==> flow/design.v <==
	module clk_1M(clk0, rst_n, clk_1M, tick);
	input clk0, rst_n;
	output clk_1M;
	output tick;	 
	reg [7:0] cnt;
	reg clk_1M;
	assign tick = (cnt == 8'd19) && !clk_1M;
	always@(posedge clk0 or negedge rst_n)
	begin
		if(!rst_n)	
		begin
			cnt <= 0;
			clk_1M <= 0;
		end
		else
		begin
			if(cnt == 8'd19) 
			begin
				cnt <= 0;
				clk_1M <= ~clk_1M;
			end
			else	cnt <= cnt + 8'h1;
		end
	end
	endmodule
module Encoder(clk, en, clk_rd, chA, chB, rst_n, data);
  input       clk;
  input       en;
  input       rst_n;
  input       chA, chB;
  input       clk_rd;
  output[15:0] data;
  reg[15:0]    data;                                     
  reg[15:0]    databuf;
  reg[1:0]     state;                                     
  reg[1:0]	   state_r1, state_r2;
  wire         outputflag;                                
  reg          clk_rd_r1;
  reg		   	clk_rd_r0;
  wire [1:0]	state_pre, state_last;
  assign outputflag = (clk_rd_r0 & (~clk_rd_r1));
  assign state_pre = state & state_r1;
  assign state_last = state_r1 & state_r2;
  always@(posedge clk or negedge rst_n)
  begin
    if(!rst_n)
    begin
      state <= 0;
      databuf <= 0;
      data <= 0;
      clk_rd_r0 <= 0;
      clk_rd_r1 <= 0;
      state_r1 <= 0;
      state_r2 <= 0;
    end
    else if(en)
      begin
        state[0] <= chA;
        state[1] <= chB;
        clk_rd_r0 <= clk_rd;
        clk_rd_r1 <= clk_rd_r0;
        state_r1 <= state;
        state_r2 <= state_r1;
        if(outputflag)  
        begin
          data <= databuf;
          databuf <= 0;
        end
        else
        begin
			case({state_last, state_pre})
			4'b0010:  databuf <= databuf - 16'd1;
			4'b1011:  databuf <= databuf - 16'd1;
			4'b1101:  databuf <= databuf - 16'd1;
			4'b0100:  databuf <= databuf - 16'd1;
			4'b0001:  databuf <= databuf + 16'd1;
			4'b0111:  databuf <= databuf + 16'd1;
			4'b1110:  databuf <= databuf + 16'd1;
			4'b1000:  databuf <= databuf + 16'd1;
			default:  databuf <= databuf;
			endcase
		end
      end
  end
  endmodule
module IncEncoderGroup(clk_encoder, en, rst_n, RD, chA, chB,
								data_out0, data_out1, data_out2, data_out3, data_out4, data_out5, data_out6);
input clk_encoder, en, rst_n;
input RD;
input [6:0]chA;
input [6:0]chB;
output [15:0]data_out0;
output [15:0]data_out1;
output [15:0]data_out2;
output [15:0]data_out3;
output [15:0]data_out4;
output [15:0]data_out5;
output [15:0]data_out6;
	Encoder	encoder_0(
					.clk(clk_encoder), 
					.en(en), 
					.clk_rd(~RD), 
					.chA(chA[0]), 
					.chB(chB[0]), 
					.rst_n(rst_n), 
					.data(data_out0)
					);
	Encoder	encoder_1(
					.clk(clk_encoder), 
					.en(en), 
					.clk_rd(~RD), 
					.chA(chA[1]), 
					.chB(chB[1]), 
					.rst_n(rst_n), 
					.data(data_out1)
					);
	Encoder	encoder_2(
					.clk(clk_encoder), 
					.en(en), 
					.clk_rd(~RD), 
					.chA(chA[2]), 
					.chB(chB[2]), 
					.rst_n(rst_n), 
					.data(data_out2)
					);
	Encoder	encoder_3(
					.clk(clk_encoder), 
					.en(en), 
					.clk_rd(~RD), 
					.chA(chA[3]), 
					.chB(chB[3]), 
					.rst_n(rst_n), 
					.data(data_out3)
					);
	Encoder	encoder_4(
					.clk(clk_encoder), 
					.en(en), 
					.clk_rd(~RD), 
					.chA(chA[4]), 
					.chB(chB[4]), 
					.rst_n(rst_n), 
					.data(data_out4)
					);
	Encoder	encoder_5(
					.clk(clk_encoder), 
					.en(en), 
					.clk_rd(~RD), 
					.chA(chA[5]), 
					.chB(chB[5]), 
					.rst_n(rst_n), 
					.data(data_out5)
					);
	Encoder	encoder_6(
					.clk(clk_encoder), 
					.en(en), 
					.clk_rd(~RD), 
					.chA(chA[6]), 
					.chB(chB[6]), 
					.rst_n(rst_n), 
					.data(data_out6)
					);
	endmodule
module AbsEncoder(clk, 
						clk_rd, 
						rst_n, data_in, cs0_n, cs1_n, busy0, convst, enc_rst, 
						data_out0, data_out1, data_out2, data_out3, data_out4, data_out5, data_out6, data_out7, 
						data_out8, data_out9, data_outA, data_outB, data_outC, data_outD, data_outE, data_outF 
						);
	input clk, rst_n, busy0;
	input clk_rd;
	input[15:0] 	data_in;
	output 			convst, enc_rst, cs0_n, cs1_n;
	output[15:0]	data_out0;
	output[15:0]	data_out1;
	output[15:0]	data_out2;
	output[15:0]	data_out3;
	output[15:0]	data_out4;
	output[15:0]	data_out5;
	output[15:0]	data_out6;
	output[15:0]	data_out7;
	output[15:0]	data_out8;
	output[15:0]	data_out9;
	output[15:0]	data_outA;
	output[15:0]	data_outB;
	output[15:0]	data_outC;
	output[15:0]	data_outD;
	output[15:0]	data_outE;
	output[15:0]	data_outF;
	reg[15:0]		data_out0;	
	reg[15:0]		data_out1;
	reg[15:0]		data_out2;
	reg[15:0]		data_out3;
	reg[15:0]		data_out4;
	reg[15:0]		data_out5;
	reg[15:0]		data_out6;
	reg[15:0]		data_out7;
	reg[15:0]		data_out8;
	reg[15:0]		data_out9;
	reg[15:0]		data_outA;
	reg[15:0]		data_outB;
	reg[15:0]		data_outC;
	reg[15:0]		data_outD;
	reg[15:0]		data_outE;
	reg[15:0]		data_outF;
	reg				convst, enc_rst, cs0_n, cs1_n;
	reg[2:0]		enc_rst_cnt;
	reg[7:0]		data_cnt;
	reg[3:0]		convst_cnt;
	wire        outputflag;                                
	reg         clk_rd_r1;
	reg		   clk_rd_r0;
	assign outputflag = (clk_rd_r0 & (~clk_rd_r1));
	always@ (posedge clk or negedge rst_n)
	begin
		if(!rst_n)
		begin
			enc_rst <= 1'b1;
			enc_rst_cnt <= 0;
		end
		else
		begin
			if(enc_rst_cnt == 3'b111)
				enc_rst <= 0;
			else
				enc_rst_cnt <= enc_rst_cnt + 3'b001;
		end
	end
	reg busy0_r;
	reg rd_start;
	wire busy0_neg;
	assign busy0_neg = (busy0_r & (~busy0));	 
	always@ (posedge clk or negedge rst_n)
	begin
		if(!rst_n)
		begin
			busy0_r <= 1'b0;
			clk_rd_r0 <= 1'b0;
			clk_rd_r1 <= 1'b0;
		end
		else
		begin
			busy0_r <= busy0;
         clk_rd_r0 <= clk_rd;
         clk_rd_r1 <= clk_rd_r0;
		end
	end
	always@ (posedge clk or negedge rst_n)
	begin
		if(!rst_n)
		begin
			data_cnt <= 0;
		end
		else
		begin
			if(rd_start)
				data_cnt <= data_cnt + 8'h1;
			else
				data_cnt <= 8'd0;
		end
	end
	always@ (posedge clk or negedge rst_n)
	begin
		if(!rst_n)
		begin
			convst_cnt <= 0;
		end
		else
		begin
			if(!convst)
				convst_cnt <= convst_cnt + 4'h1;
			else
				convst_cnt <= 4'd0;
		end
	end	
	always@ (posedge clk or negedge rst_n)
	begin
		if(!rst_n)
		begin
			data_out0 <= 0;
			data_out1 <= 0;
			data_out2 <= 0;
			data_out3 <= 0;
			data_out4 <= 0;
			data_out5 <= 0;
			data_out6 <= 0;
			data_out7 <= 0;
			data_out8 <= 0;
			data_out9 <= 0;
			data_outA <= 0;
			data_outB <= 0;
			data_outC <= 0;
			data_outD <= 0;
			data_outE <= 0;
			data_outF <= 0;
			convst <= 1'b1;			
			cs0_n <= 1'b1;
			cs1_n <= 1'b1;
			rd_start <= 1'b0;
		end
		else
		begin
			if(outputflag && (!enc_rst))
			begin
				convst <= 1'b0;		 
			end
			if(convst_cnt == 4'd4)
				convst <= 1'b1;		 
			if(busy0_neg)				 
			begin
				rd_start <= 1'b1;
			end
			if(rd_start)
			begin
				case(data_cnt)
					8'd0:	
					begin
						cs0_n <= 0;
						cs1_n <= 1;
					end
					8'd1:
					begin
						cs0_n <= 1;
						cs1_n <= 1;
						data_out0 <= data_in;
					end
					8'd2:	
					begin
						cs0_n <= 0;
						cs1_n <= 1;
					end
					8'd3:
					begin
						cs0_n <= 1;
						cs1_n <= 1;
						data_out1 <= data_in;
					end
					8'd4:	
					begin
						cs0_n <= 0;
						cs1_n <= 1;
					end
					8'd5:
					begin
						cs0_n <= 1;
						cs1_n <= 1;
						data_out2 <= data_in;
					end
					8'd6:	
					begin
						cs0_n <= 0;
						cs1_n <= 1;
					end
					8'd7:
					begin
						cs0_n <= 1;
						cs1_n <= 1;
						data_out3 <= data_in;
					end
					8'd8:	
					begin
						cs0_n <= 0;
						cs1_n <= 1;
					end
					8'd9:
					begin
						cs0_n <= 1;
						cs1_n <= 1;
						data_out4 <= data_in;
					end
					8'd10:	
					begin
						cs0_n <= 0;
						cs1_n <= 1;
					end
					8'd11:
					begin
						cs0_n <= 1;
						cs1_n <= 1;
						data_out5 <= data_in;
					end
					8'd12:
					begin
						cs0_n <= 0;
						cs1_n <= 1;
					end
					8'd13:
					begin
						cs0_n <= 1;
						cs1_n <= 1;
						data_out6 <= data_in;
					end
					8'd14:	
					begin
						cs0_n <= 0;
						cs1_n <= 1;
					end
					8'd15:
					begin
						cs0_n <= 1;
						cs1_n <= 1;
						data_out7 <= data_in;
					end
					8'd16:
					begin
						cs0_n <= 1;
						cs1_n <= 0;				
					end
					8'd17:
					begin
						cs0_n <= 1;
						cs1_n <= 1;
						data_out8 <= data_in;
					end
					8'd18:
					begin
						cs0_n <= 1;
						cs1_n <= 0;
					end
					8'd19:
					begin
						cs0_n <= 1;
						cs1_n <= 1;
						data_out9 <= data_in;
					end
					8'd20:	
					begin
						cs0_n <= 1;
						cs1_n <= 0;
					end
					8'd21:
					begin
						cs0_n <= 1;
						cs1_n <= 1;
						data_outA <= data_in;
					end
					8'd22:
					begin
						cs0_n <= 1;
						cs1_n <= 0;
					end
					8'd23:
					begin
						cs0_n <= 1;
						cs1_n <= 1;
						data_outB <= data_in;
					end
					8'd24:
					begin
						cs0_n <= 1;
						cs1_n <= 0;
					end
					8'd25:
					begin
						cs0_n <= 1;
						cs1_n <= 1;
						data_outC <= data_in;
					end
					8'd26:
					begin
						cs0_n <= 1;
						cs1_n <= 0;					
					end
					8'd27:
					begin
						cs0_n <= 1;
						cs1_n <= 1;
						data_outD <= data_in;
					end
					8'd28:
					begin
						cs0_n <= 1;
						cs1_n <= 0;	
					end
					8'd29:
					begin
						cs0_n <= 1;
						cs1_n <= 1;	
						data_outE <= data_in;
					end
					8'd30:
					begin
						cs0_n <= 1;
						cs1_n <= 0;
					end
					8'd31:
					begin
						cs0_n <= 1;
						cs1_n <= 1;	
						data_outF <= data_in;
						rd_start <= 0;
					end
					default:
					begin
						cs0_n <= 1;
						cs1_n <= 1;
					end
				endcase
			end
		end
	end
endmodule
module ParaBus(clk, rst_n, DSP_Add, DSP_Data_in, DSP_Data_out, DSP_Data_oe, WR, RD, CS0, LED,
					IncEncoder1, IncEncoder2, IncEncoder3, IncEncoder4,
					IncEncoder5, IncEncoder6, IncEncoder7, IncEncoderRd,
					AbsEncoder0, AbsEncoder1, AbsEncoder2, AbsEncoder3,
					AbsEncoder4, AbsEncoder5, AbsEncoder6, AbsEncoder7,
					AbsEncoder8, AbsEncoder9, AbsEncoderA, AbsEncoderB,
					AbsEncoderC, AbsEncoderD, AbsEncoderE, AbsEncoderF); 
input clk, rst_n;
input [7:0] DSP_Add;			 
input WR,RD,CS0;				 
input [15:0] IncEncoder1;
input [15:0] IncEncoder2;
input [15:0] IncEncoder3;
input [15:0] IncEncoder4;
input [15:0] IncEncoder5;
input [15:0] IncEncoder6;
input [15:0] IncEncoder7;
input [15:0] AbsEncoder0;
input [15:0] AbsEncoder1;
input [15:0] AbsEncoder2;
input [15:0] AbsEncoder3;
input [15:0] AbsEncoder4;
input [15:0] AbsEncoder5;
input [15:0] AbsEncoder6;
input [15:0] AbsEncoder7;
input [15:0] AbsEncoder8;
input [15:0] AbsEncoder9;
input [15:0] AbsEncoderA;
input [15:0] AbsEncoderB;
input [15:0] AbsEncoderC;
input [15:0] AbsEncoderD;
input [15:0] AbsEncoderE;
input [15:0] AbsEncoderF;
output [3:0] LED;				 
output IncEncoderRd;
input [15:0] DSP_Data_in;
output [15:0] DSP_Data_out;
output DSP_Data_oe;		 
reg [15:0] DSP_Data_reg;
reg [15:0] Control_reg;
reg [3:0] LED_reg; 
reg WR_r, RD_r, oe_reg;
wire wr_rise = WR & ~WR_r;
wire rd_fall = ~RD & RD_r;
always @ (posedge clk or negedge rst_n) 
begin 
	if(!rst_n)
	begin
		Control_reg <= 16'h0000;
		LED_reg <= 4'h0;
	end
	else if(wr_rise && CS0==1'b0)	 
	begin 
		case(DSP_Add)
			6'h00:	
			begin
				Control_reg <= DSP_Data_in;
			end
			6'h01: 		 
			begin 
				LED_reg <= DSP_Data_in[3:0]; 
			end
		endcase 
	end 
end 
always @ (posedge clk or negedge rst_n)
begin 
if(!rst_n)
    DSP_Data_reg <= 16'h0000;
else if(rd_fall && CS0 == 1'b0)	 
    begin
		case(DSP_Add)
			6'h00:
			begin
				DSP_Data_reg <= Control_reg;
			end
        	6'h10:	
			begin 
				DSP_Data_reg <= IncEncoder1;	
			end
        	6'h11:	
			begin 
				DSP_Data_reg <= IncEncoder2;	
			end
        	6'h12:	
			begin 
				DSP_Data_reg <= IncEncoder3;	
			end
        	6'h13:	
			begin 
				DSP_Data_reg <= IncEncoder4;	
			end
        	6'h14:	
			begin 
				DSP_Data_reg <= IncEncoder5;	
			end
        	6'h15:	
			begin 
				DSP_Data_reg <= IncEncoder6;	
			end
        	6'h16:	
			begin 
				DSP_Data_reg <= IncEncoder7;	
			end
        	6'h20:	
			begin 
				DSP_Data_reg <= AbsEncoder0;	
			end
        	6'h21:	
			begin 
				DSP_Data_reg <= AbsEncoder1;	
			end
        	6'h22:	
			begin 
				DSP_Data_reg <= AbsEncoder2;	
			end
        	6'h23:	
			begin 
				DSP_Data_reg <= AbsEncoder3;	
			end
        	6'h24:	
			begin 
				DSP_Data_reg <= AbsEncoder4;	
			end
        	6'h25:	
			begin 
				DSP_Data_reg <= AbsEncoder5;	
			end
        	6'h26:	
			begin 
				DSP_Data_reg <= AbsEncoder6;	
			end			
       	6'h27:	
			begin 
				DSP_Data_reg <= AbsEncoder7;	
			end
        	6'h28:	
			begin 
				DSP_Data_reg <= AbsEncoder8;	
			end
        	6'h29:	
			begin 
				DSP_Data_reg <= AbsEncoder9;	
			end
        	6'h2A:	
			begin 
				DSP_Data_reg <= AbsEncoderA;	
			end
        	6'h2B:	
			begin 
				DSP_Data_reg <= AbsEncoderB;	
			end
        	6'h2C:	
			begin 
				DSP_Data_reg <= AbsEncoderC;	
			end
        	6'h2D:	
			begin 
				DSP_Data_reg <= AbsEncoderD;	
			end
        	6'h2E:	
			begin 
				DSP_Data_reg <= AbsEncoderE;	
			end			
       	6'h2F:	
			begin 
				DSP_Data_reg <= AbsEncoderF;	
			end	
			endcase 
	end 
end
assign IncEncoderRd = Control_reg[0];
assign LED = LED_reg;
always @ (posedge clk or negedge rst_n)
begin
	if(!rst_n)
	begin
		WR_r <= 1'b1;
		RD_r <= 1'b1;
		oe_reg <= 1'b0;
	end
	else
	begin
		WR_r <= WR;
		RD_r <= RD;
		oe_reg <= (CS0 == 1'b0 && RD == 1'b0);
	end
end
assign DSP_Data_out = DSP_Data_reg;
assign DSP_Data_oe = oe_reg;
endmodule 
module sample_dsp(
	input         clk_20M,
	input         rst_n,
	input         WR,
	input         RD,
	input         CS0,
	input  [7:0]  DSP_Add,
	input  [15:0] DSP_Data_in,
	output [15:0] DSP_Data_out,
	output        DSP_Data_oe,
	input  [6:0]  chAn,
	input  [6:0]  chBn,
	input  [15:0] data_in,
	input         busy0,
	output [3:0]  LED,
	output        cs0_n,
	output        cs1_n,
	output        convst,
	output        enc_rst
);
	wire        clk_1M, tick_1M;
	wire        IncEncoderRd;
	wire [15:0] inc0, inc1, inc2, inc3, inc4, inc5, inc6;
	wire [15:0] abs0, abs1, abs2, abs3, abs4, abs5, abs6, abs7;
	wire [15:0] abs8, abs9, absA, absB, absC, absD, absE, absF;
	clk_1M inst45(.clk0(clk_20M), .rst_n(rst_n), .clk_1M(clk_1M), .tick(tick_1M));
	IncEncoderGroup inst(
		.clk_encoder(clk_20M), .en(tick_1M), .rst_n(rst_n), .RD(IncEncoderRd),
		.chA(~chAn), .chB(~chBn),
		.data_out0(inc0), .data_out1(inc1), .data_out2(inc2), .data_out3(inc3),
		.data_out4(inc4), .data_out5(inc5), .data_out6(inc6));
	AbsEncoder inst1(
		.clk(clk_20M), .clk_rd(IncEncoderRd), .rst_n(rst_n),
		.data_in(data_in), .cs0_n(cs0_n), .cs1_n(cs1_n), .busy0(busy0),
		.convst(convst), .enc_rst(enc_rst),
		.data_out0(abs0), .data_out1(abs1), .data_out2(abs2), .data_out3(abs3),
		.data_out4(abs4), .data_out5(abs5), .data_out6(abs6), .data_out7(abs7),
		.data_out8(abs8), .data_out9(abs9), .data_outA(absA), .data_outB(absB),
		.data_outC(absC), .data_outD(absD), .data_outE(absE), .data_outF(absF));
	ParaBus ParaBusInst(
		.clk(clk_20M), .rst_n(rst_n),
		.DSP_Add(DSP_Add), .DSP_Data_in(DSP_Data_in), .DSP_Data_out(DSP_Data_out),
		.DSP_Data_oe(DSP_Data_oe), .WR(WR), .RD(RD), .CS0(CS0), .LED(LED),
		.IncEncoder1(inc0), .IncEncoder2(inc1), .IncEncoder3(inc2), .IncEncoder4(inc3),
		.IncEncoder5(inc4), .IncEncoder6(inc5), .IncEncoder7(inc6), .IncEncoderRd(IncEncoderRd),
		.AbsEncoder0(abs0), .AbsEncoder1(abs1), .AbsEncoder2(abs2), .AbsEncoder3(abs3),
		.AbsEncoder4(abs4), .AbsEncoder5(abs5), .AbsEncoder6(abs6), .AbsEncoder7(abs7),
		.AbsEncoder8(abs8), .AbsEncoder9(abs9), .AbsEncoderA(absA), .AbsEncoderB(absB),
		.AbsEncoderC(absC), .AbsEncoderD(absD), .AbsEncoderE(absE), .AbsEncoderF(absF));
endmodule
Tool chain data of sample_dsp
Tool output for the design above, in the order of the flow.
Lines are those of the file above, counted from 1.
Operators: Yosys type, input widths -> output width; for muxes data width and select width s.
Cell names lack the library's common part.
{"block": "inputs", "design": "sample_dsp", "clk_port": "clk_20M", "cell_library": "sky130hd", "lib_corner": "tt_025C_1v80"}

Word level
Counts by Yosys on the flattened word-level netlist (proc, flatten, opt, wreduce; memories kept). Register bits leave out memories and registers merged into their read ports (data or address). Print and check cells are left out. Cells with the same type and inputs are merged into one.
{"block": "word_totals", "register_bits": 595, "out_inout_bits": 25, "input_bits": 60, "wordCells": 326}
{"block": "op_classes", "add_sub_neg": 18, "n_logic": 29, "n_reduce_logical": 61, "eq_ne": 114, "muxes": 25}
{"block": "ops", "op": "$pmux 16 s24", "count": 1}
{"block": "ops", "op": "$pmux 16 s2", "count": 7}
{"block": "ops", "op": "$eq 8x5->1 const B", "count": 24}
{"block": "ops", "op": "$eq 8x6->1 const B", "count": 16}
{"block": "ops", "op": "$add 16x1->16 const B", "count": 7}
{"block": "ops", "op": "$sub 16x1->16 const B", "count": 7}
{"block": "ops", "op": "$eq 4x4->1 const B", "count": 28}
{"block": "ops", "op": "$mux 16", "count": 7}
{"block": "ops", "op": "$eq 8x4->1 const B", "count": 8}
{"block": "ops", "op": "$eq 4x3->1 const B", "count": 15}
{"block": "ops", "op": "$reduce_or 4->1", "count": 14}
{"block": "ops", "op": "$reduce_and 2->1", "count": 27}
{"block": "ops", "op": "$eq 8x3->1 const B", "count": 4}
{"block": "ops", "op": "$and 2x2->2", "count": 14}
{"block": "ops", "op": "$eq 4x1->1 const B", "count": 7}
{"block": "ops", "op": "$eq 4x2->1 const B", "count": 7}
{"block": "ops", "op": "$reduce_bool 24->1", "count": 1}
{"block": "ops", "op": "$reduce_bool 3->1", "count": 7}
{"block": "ops", "op": "$add 8x1->8 const B", "count": 2}
{"block": "ops", "op": "$eq 8x1->1 const B", "count": 2}
{"block": "ops", "op": "$eq 8x2->1 const B", "count": 2}
{"block": "ops", "op": "$logic_not 8->1", "count": 2}
{"block": "ops", "op": "$reduce_or 8->1", "count": 2}
{"block": "ops", "op": "$mux 8", "count": 2}
{"block": "ops", "op": "$not 7->7", "count": 2}
{"block": "ops", "op": "$not 1->1", "count": 8}
{"block": "ops", "op": "$mux 1", "count": 7}
{"block": "ops", "op": "$and 1x1->1", "count": 5}
Not listed: further kinds 7, cells in them 12.

Logic depth
Depth = most cells in a row (Yosys ltp): at word level without a register or memory, in the mapped netlist without a sequential cell, where the memories' decode and read muxes count.
{"block": "logic_depth", "word_depth": 5, "abc_area": 0, "depth_mapped": 18, "ltp_nobuf": 17}

Mapped cells and area
Source: synth_stat.txt of the flow (Yosys; design flattened, memories mapped). It holds for the ABC_AREA given above (unset counts as 0); a run with the other value may have another netlist.
Totals and module areas in this step are rounded.
{"block": "by_type", "cell": "dfrtp_1", "count": 589, "type_area_um2": 1.47E+04}
{"block": "by_type", "cell": "mux2_2", "count": 401, "type_area_um2": 4.52E+03}
{"block": "by_type", "cell": "ha_1", "count": 107, "type_area_um2": 1.34E+03}
{"block": "by_type", "cell": "nand2_1", "count": 298, "type_area_um2": 1.12E+03}
{"block": "by_type", "cell": "o21ai_0", "count": 139, "type_area_um2": 695.667}
{"block": "by_type", "cell": "xnor2_1", "count": 64, "type_area_um2": 560.538}
{"block": "by_type", "cell": "a21oi_1", "count": 95, "type_area_um2": 475.456}
{"block": "by_type", "cell": "xor2_1", "count": 48, "type_area_um2": 420.403}
{"block": "by_type", "cell": "clkbuf_1", "count": 108, "type_area_um2": 405.389}
{"block": "by_type", "cell": "mux2i_1", "count": 40, "type_area_um2": 400.384}
{"block": "by_type", "cell": "a22oi_1", "count": 53, "type_area_um2": 397.882}
{"block": "by_type", "cell": "a22o_1", "count": 45, "type_area_um2": 394.128}
{"block": "by_type", "cell": "nor2_1", "count": 98, "type_area_um2": 367.853}
{"block": "by_type", "cell": "a21o_1", "count": 41, "type_area_um2": 307.795}
{"block": "by_type", "cell": "nand3_1", "count": 55, "type_area_um2": 275.264}
{"block": "by_type", "cell": "o31ai_1", "count": 34, "type_area_um2": 255.245}
{"block": "by_type", "cell": "a221oi_1", "count": 23, "type_area_um2": 201.443}
{"block": "by_type", "cell": "o21a_1", "count": 26, "type_area_um2": 195.187}
Other cell types: 58; their cells: 462.
{"block": "synth_totals", "mapped_area_mm2": 0.03045, "cell_count": 2726, "ffs": 595}
The figures by module come from a second, unflattened synthesis with its own total; it is not the netlist above.
{"block": "hier_totals", "cells_unflattened": 2890, "hier_area_mm2": 0.0331}
Each row is one instance without its submodules.
{"block": "by_module", "mod": "Encoder", "seq_area_mm2": 0.001001, "n_cells": 223, "instances": 7, "area_mm2": 0.002341}
{"block": "by_module", "mod": "AbsEncoder", "seq_area_mm2": 0.006987, "n_cells": 661, "instances": 1, "area_mm2": 0.01101}
{"block": "by_module", "mod": "ParaBus", "seq_area_mm2": 0.0009784, "n_cells": 619, "instances": 1, "area_mm2": 0.005243}
{"block": "by_module", "mod": "clk_1M", "seq_area_mm2": 0.0002252, "n_cells": 34, "instances": 1, "area_mm2": 0.0004029}
{"block": "by_module", "mod": "sample_dsp", "seq_area_mm2": 0, "n_cells": 14, "instances": 1, "area_mm2": 0.0000526}
{"block": "by_module", "mod": "IncEncoderGroup", "seq_area_mm2": 0, "n_cells": 1, "instances": 1, "area_mm2": 0.0000038}

Timing after synthesis
Source: OpenSTA report_checks on the synthesized netlist (no wires, ideal clock, input and output delay 20% of the period each), path of least setup slack; recovery checks are left aside. Register names are those of the netlist, which keeps one name where synthesis merged equal registers.
{"block": "synth_timing", "path_kind": "reg-to-reg", "startpoint": "register inst.encoder_1.state[1]", "endpoint": "register inst.encoder_1.databuf[15]", "driving_pins": 18, "required_ps": 4882, "path_slack_ps": 1189, "period_ps": 5000, "arrival_ps": 3693, "setup_time_ps": 118, "n_path_buf": 1, "path_delay_ps": 3811, "synth_period_reached_ps": 3811}
"path_delay_ps" is the arrival time less input delay plus setup time.
"driving_pins": output pins that drive a net of the path, with the launching flip-flop's if there is one; two outputs of one cell count as two.
"synth_period_reached_ps" is the clock period less the worst setup slack; recovery checks do not enter. This is arithmetic on one report: input and output delays are still those of the set period (20% each).
The rows between start and end are the longest chain of elaborated cells between them; the timing report does not say that the signal goes this way. Where chains are equally long, one stands for them.
Each line given opens the expression or statement behind the cell; cells for indexed reads and writes are added by Yosys, which also makes memories of some case tables.
At most two assigning lines are given for a register; there are more.
{"block": "synth_via", "cell_sequence": "dfrtp_1 clkbuf_1 nand3_1 o21a_1 o22ai_1 nand2_1 o21ai_0 a21oi_1 ha_1 a21oi_1 o211ai_1 a2111oi_0 o31ai_1 a21o_1 a21boi_1 nand4b_1 a41o_1 a21o_1", "elab_chain_len": 5, "cells_between": 15, "classes_between": "eq/ne: 8; mux: 2; logic: 1; reduce/logical: 4"}
{"block": "synth_rtl", "item": "start: declaration", "line_no": 35, "rtl": "reg[1:0]     state;"}
{"block": "synth_rtl", "item": "start: assignment", "line_no": 48, "rtl": "state <= 0;"}
{"block": "synth_rtl", "item": "start: assignment", "line_no": 59, "rtl": "state[1] <= chB;"}
{"block": "synth_rtl", "item": "$and 2x2->2", "line_no": 42, "rtl": "assign state_pre = state & state_r1;"}
{"block": "synth_rtl", "item": "$eq 4x4->1", "line_no": 71, "rtl": "case({state_last, state_pre})"}
{"block": "synth_rtl", "item": "$reduce_or 4->1"}
{"block": "synth_rtl", "item": "$pmux 16 s2", "line_no": 71}
{"block": "synth_rtl", "item": "$mux 16", "line_no": 64, "rtl": "if(outputflag)"}
{"block": "synth_rtl", "item": "end: assignment", "line_no": 72, "rtl": "4'b0010: databuf <= databuf - 16'd1;"}
{"block": "synth_rtl", "item": "end: assignment", "line_no": 73, "rtl": "4'b1011: databuf <= databuf - 16'd1;"}
{"block": "synth_rtl", "item": "end: declaration", "line_no": 34, "rtl": "reg[15:0]    databuf;"}

Timing after layout
Path of least setup slack in the final report of run 1 (OpenROAD, finished layout, wires in). Where an end is a register, its clock arrival counts in the times.
The report prints the path's times to 10 ps; the period is as set.
{"block": "layout_timing", "path_kind": "reg-to-reg", "startpoint": "register inst.encoder_3.state[1]", "endpoint": "register inst.encoder_3.databuf[15]", "n_path_buf": 0, "driving_pins": 17, "path_slack_ps": 2920, "required_ps": 8280, "arrival_ps": 5360, "setup_time_ps": 130, "period_ps": 7790}
The rows between start and end are the longest chain of elaborated cells between them; the timing report does not say that the signal goes this way. Where chains are equally long, one stands for them.
At most two assigning lines are given for a register; there are more.
{"block": "layout_via", "cell_sequence": "dfrtp_1 nand3_1 o21a_1 o22ai_1 a21oi_1 o21ai_0 inv_1 ha_1 a211oi_1 o21ai_0 a31oi_1 o2111ai_1 a311oi_1 xor2_1 a21oi_1 o21ai_0 o31ai_1", "elab_chain_len": 5, "cells_between": 15, "classes_between": "eq/ne: 8; mux: 2; logic: 1; reduce/logical: 4"}
{"block": "layout_rtl", "item": "start: declaration", "line_no": 35, "rtl": "reg[1:0]     state;"}
{"block": "layout_rtl", "item": "start: assignment", "line_no": 48, "rtl": "state <= 0;"}
{"block": "layout_rtl", "item": "start: assignment", "line_no": 59, "rtl": "state[1] <= chB;"}
{"block": "layout_rtl", "item": "$and 2x2->2", "line_no": 42, "rtl": "assign state_pre = state & state_r1;"}
{"block": "layout_rtl", "item": "$eq 4x4->1", "line_no": 71, "rtl": "case({state_last, state_pre})"}
{"block": "layout_rtl", "item": "$reduce_or 4->1"}
{"block": "layout_rtl", "item": "$pmux 16 s2", "line_no": 71}
{"block": "layout_rtl", "item": "$mux 16", "line_no": 64, "rtl": "if(outputflag)"}
{"block": "layout_rtl", "item": "end: assignment", "line_no": 72, "rtl": "4'b0010: databuf <= databuf - 16'd1;"}
{"block": "layout_rtl", "item": "end: assignment", "line_no": 73, "rtl": "4'b1011: databuf <= databuf - 16'd1;"}
{"block": "layout_rtl", "item": "end: declaration", "line_no": 34, "rtl": "reg[15:0]    databuf;"}

Subject: flow runs of sample_dsp

Hi,

Measured data: module sample_dsp, platform sky130hd, 6 stored runs of the flow under differing settings, order arbitrary. Input and output delays are each 20% of the period that was set; the output load is 0.01 pF.
"worstPathTime_ps" is the time allowed to the run's worst setup path (the clock period less input and output delay, where it has them) less its slack. Clock arrival times count: a late capture clock shortens it, a late launch clock lengthens it.
"worstPathTime_ps" is known to 10 ps.
Results are given in rounded form.

{"run": "run 1", "settings": { "CORE_ASPECT_RATIO": 0.7, "CORE_MARGIN": 6, "CORE_UTILIZATION": 58, "MAX_ROUTING_LAYER": "met5", "PLACE_DENSITY": 0.95, "period_ns": 7.79, "CAP_MARGIN": 20, "SLEW_MARGIN": 20 }, "results": { "worstPathTime_ps": 4870, "worstPathKind": "reg-to-reg", "worst_setup_slack_ps": 2921, "synth_chip_area_mm2": 0.03045, "finish.utilization_frac": 0.656, "die_footprint_mm2": 0.05824 }}
{"run": "run 2", "settings": { "CAP_MARGIN": 30, "CELL_PAD_IN_SITES_DETAIL_PLACEMENT": 1, "CELL_PAD_IN_SITES_GLOBAL_PLACEMENT": 2, "CORE_MARGIN": 6, "CORE_UTILIZATION": 40, "CTS_CLUSTER_SIZE": 80, "GPL_ROUTABILITY_DRIVEN": 0, "MIN_ROUTING_LAYER": "met2", "TNS_END_PERCENT": 90, "period_ns": 5.0, "SLEW_MARGIN": 20 }, "results": { "worst_setup_slack_ps": 660, "finish.utilization_frac": 0.468, "synth_chip_area_mm2": 0.03045, "die_footprint_mm2": 0.0829, "worstPathTime_ps": 4340, "worstPathKind": "reg-to-reg" }}
{"run": "run 3", "settings": { "ABC_AREA": 0, "CELL_PAD_IN_SITES_DETAIL_PLACEMENT": 1, "CELL_PAD_IN_SITES_GLOBAL_PLACEMENT": 3, "CORE_MARGIN": 5, "CORE_UTILIZATION": 22, "GPL_ROUTABILITY_DRIVEN": 1, "GPL_TIMING_DRIVEN": 0, "MAX_ROUTING_LAYER": "met5", "PLACE_DENSITY_LB_ADDON": 0.13, "SETUP_SLACK_MARGIN": -0.14, "period_ns": 2.79, "CAP_MARGIN": 20, "SLEW_MARGIN": 20 }, "results": { "die_footprint_mm2": 0.146, "worstPathTime_ps": 3450, "worstPathKind": "reg-to-reg", "synth_chip_area_mm2": 0.03045, "worst_setup_slack_ps": -658, "finish.utilization_frac": 0.288 }}
{"run": "run 4", "settings": { "CELL_PAD_IN_SITES_DETAIL_PLACEMENT": 1, "CELL_PAD_IN_SITES_GLOBAL_PLACEMENT": 3, "CORE_ASPECT_RATIO": 1.82, "CORE_MARGIN": 5, "CORE_UTILIZATION": 50, "CTS_CLUSTER_SIZE": 54, "GPL_ROUTABILITY_DRIVEN": 1, "GPL_TIMING_DRIVEN": 0, "HOLD_SLACK_MARGIN": 0.26, "MAX_ROUTING_LAYER": "met4", "PLACE_DENSITY_LB_ADDON": 0.11, "SETUP_SLACK_MARGIN": -0.39, "TNS_END_PERCENT": 70, "period_ns": 7.88, "CAP_MARGIN": 20, "SLEW_MARGIN": 20 }, "results": { "finish.utilization_frac": 0.569, "worst_setup_slack_ps": 2087, "die_footprint_mm2": 0.06617, "synth_chip_area_mm2": 0.03045, "worstPathTime_ps": 4220, "worstPathKind": "input-to-reg" }}
{"run": "run 5", "settings": { "CORE_UTILIZATION": 25, "period_ns": 4.43, "CAP_MARGIN": 20, "CORE_MARGIN": 2, "SLEW_MARGIN": 20 }, "results": { "die_footprint_mm2": 0.1246, "synth_chip_area_mm2": 0.03045, "worst_setup_slack_ps": 438, "finish.utilization_frac": 0.294, "worstPathTime_ps": 3990, "worstPathKind": "reg-to-reg" }}
{"run": "run 6", "settings": { "CAP_MARGIN": 25, "CELL_PAD_IN_SITES_GLOBAL_PLACEMENT": 3, "CORE_UTILIZATION": 57, "GPL_TIMING_DRIVEN": 1, "HOLD_SLACK_MARGIN": 0.26, "MIN_ROUTING_LAYER": "met1", "PLACE_DENSITY_LB_ADDON": 0.08, "SETUP_SLACK_MARGIN": 1.68, "SLEW_MARGIN": 35, "TNS_END_PERCENT": 10, "period_ns": 6.9, "CORE_MARGIN": 2 }, "outcome": "stopped before the end: placement reported FLW-0024"}

Regards
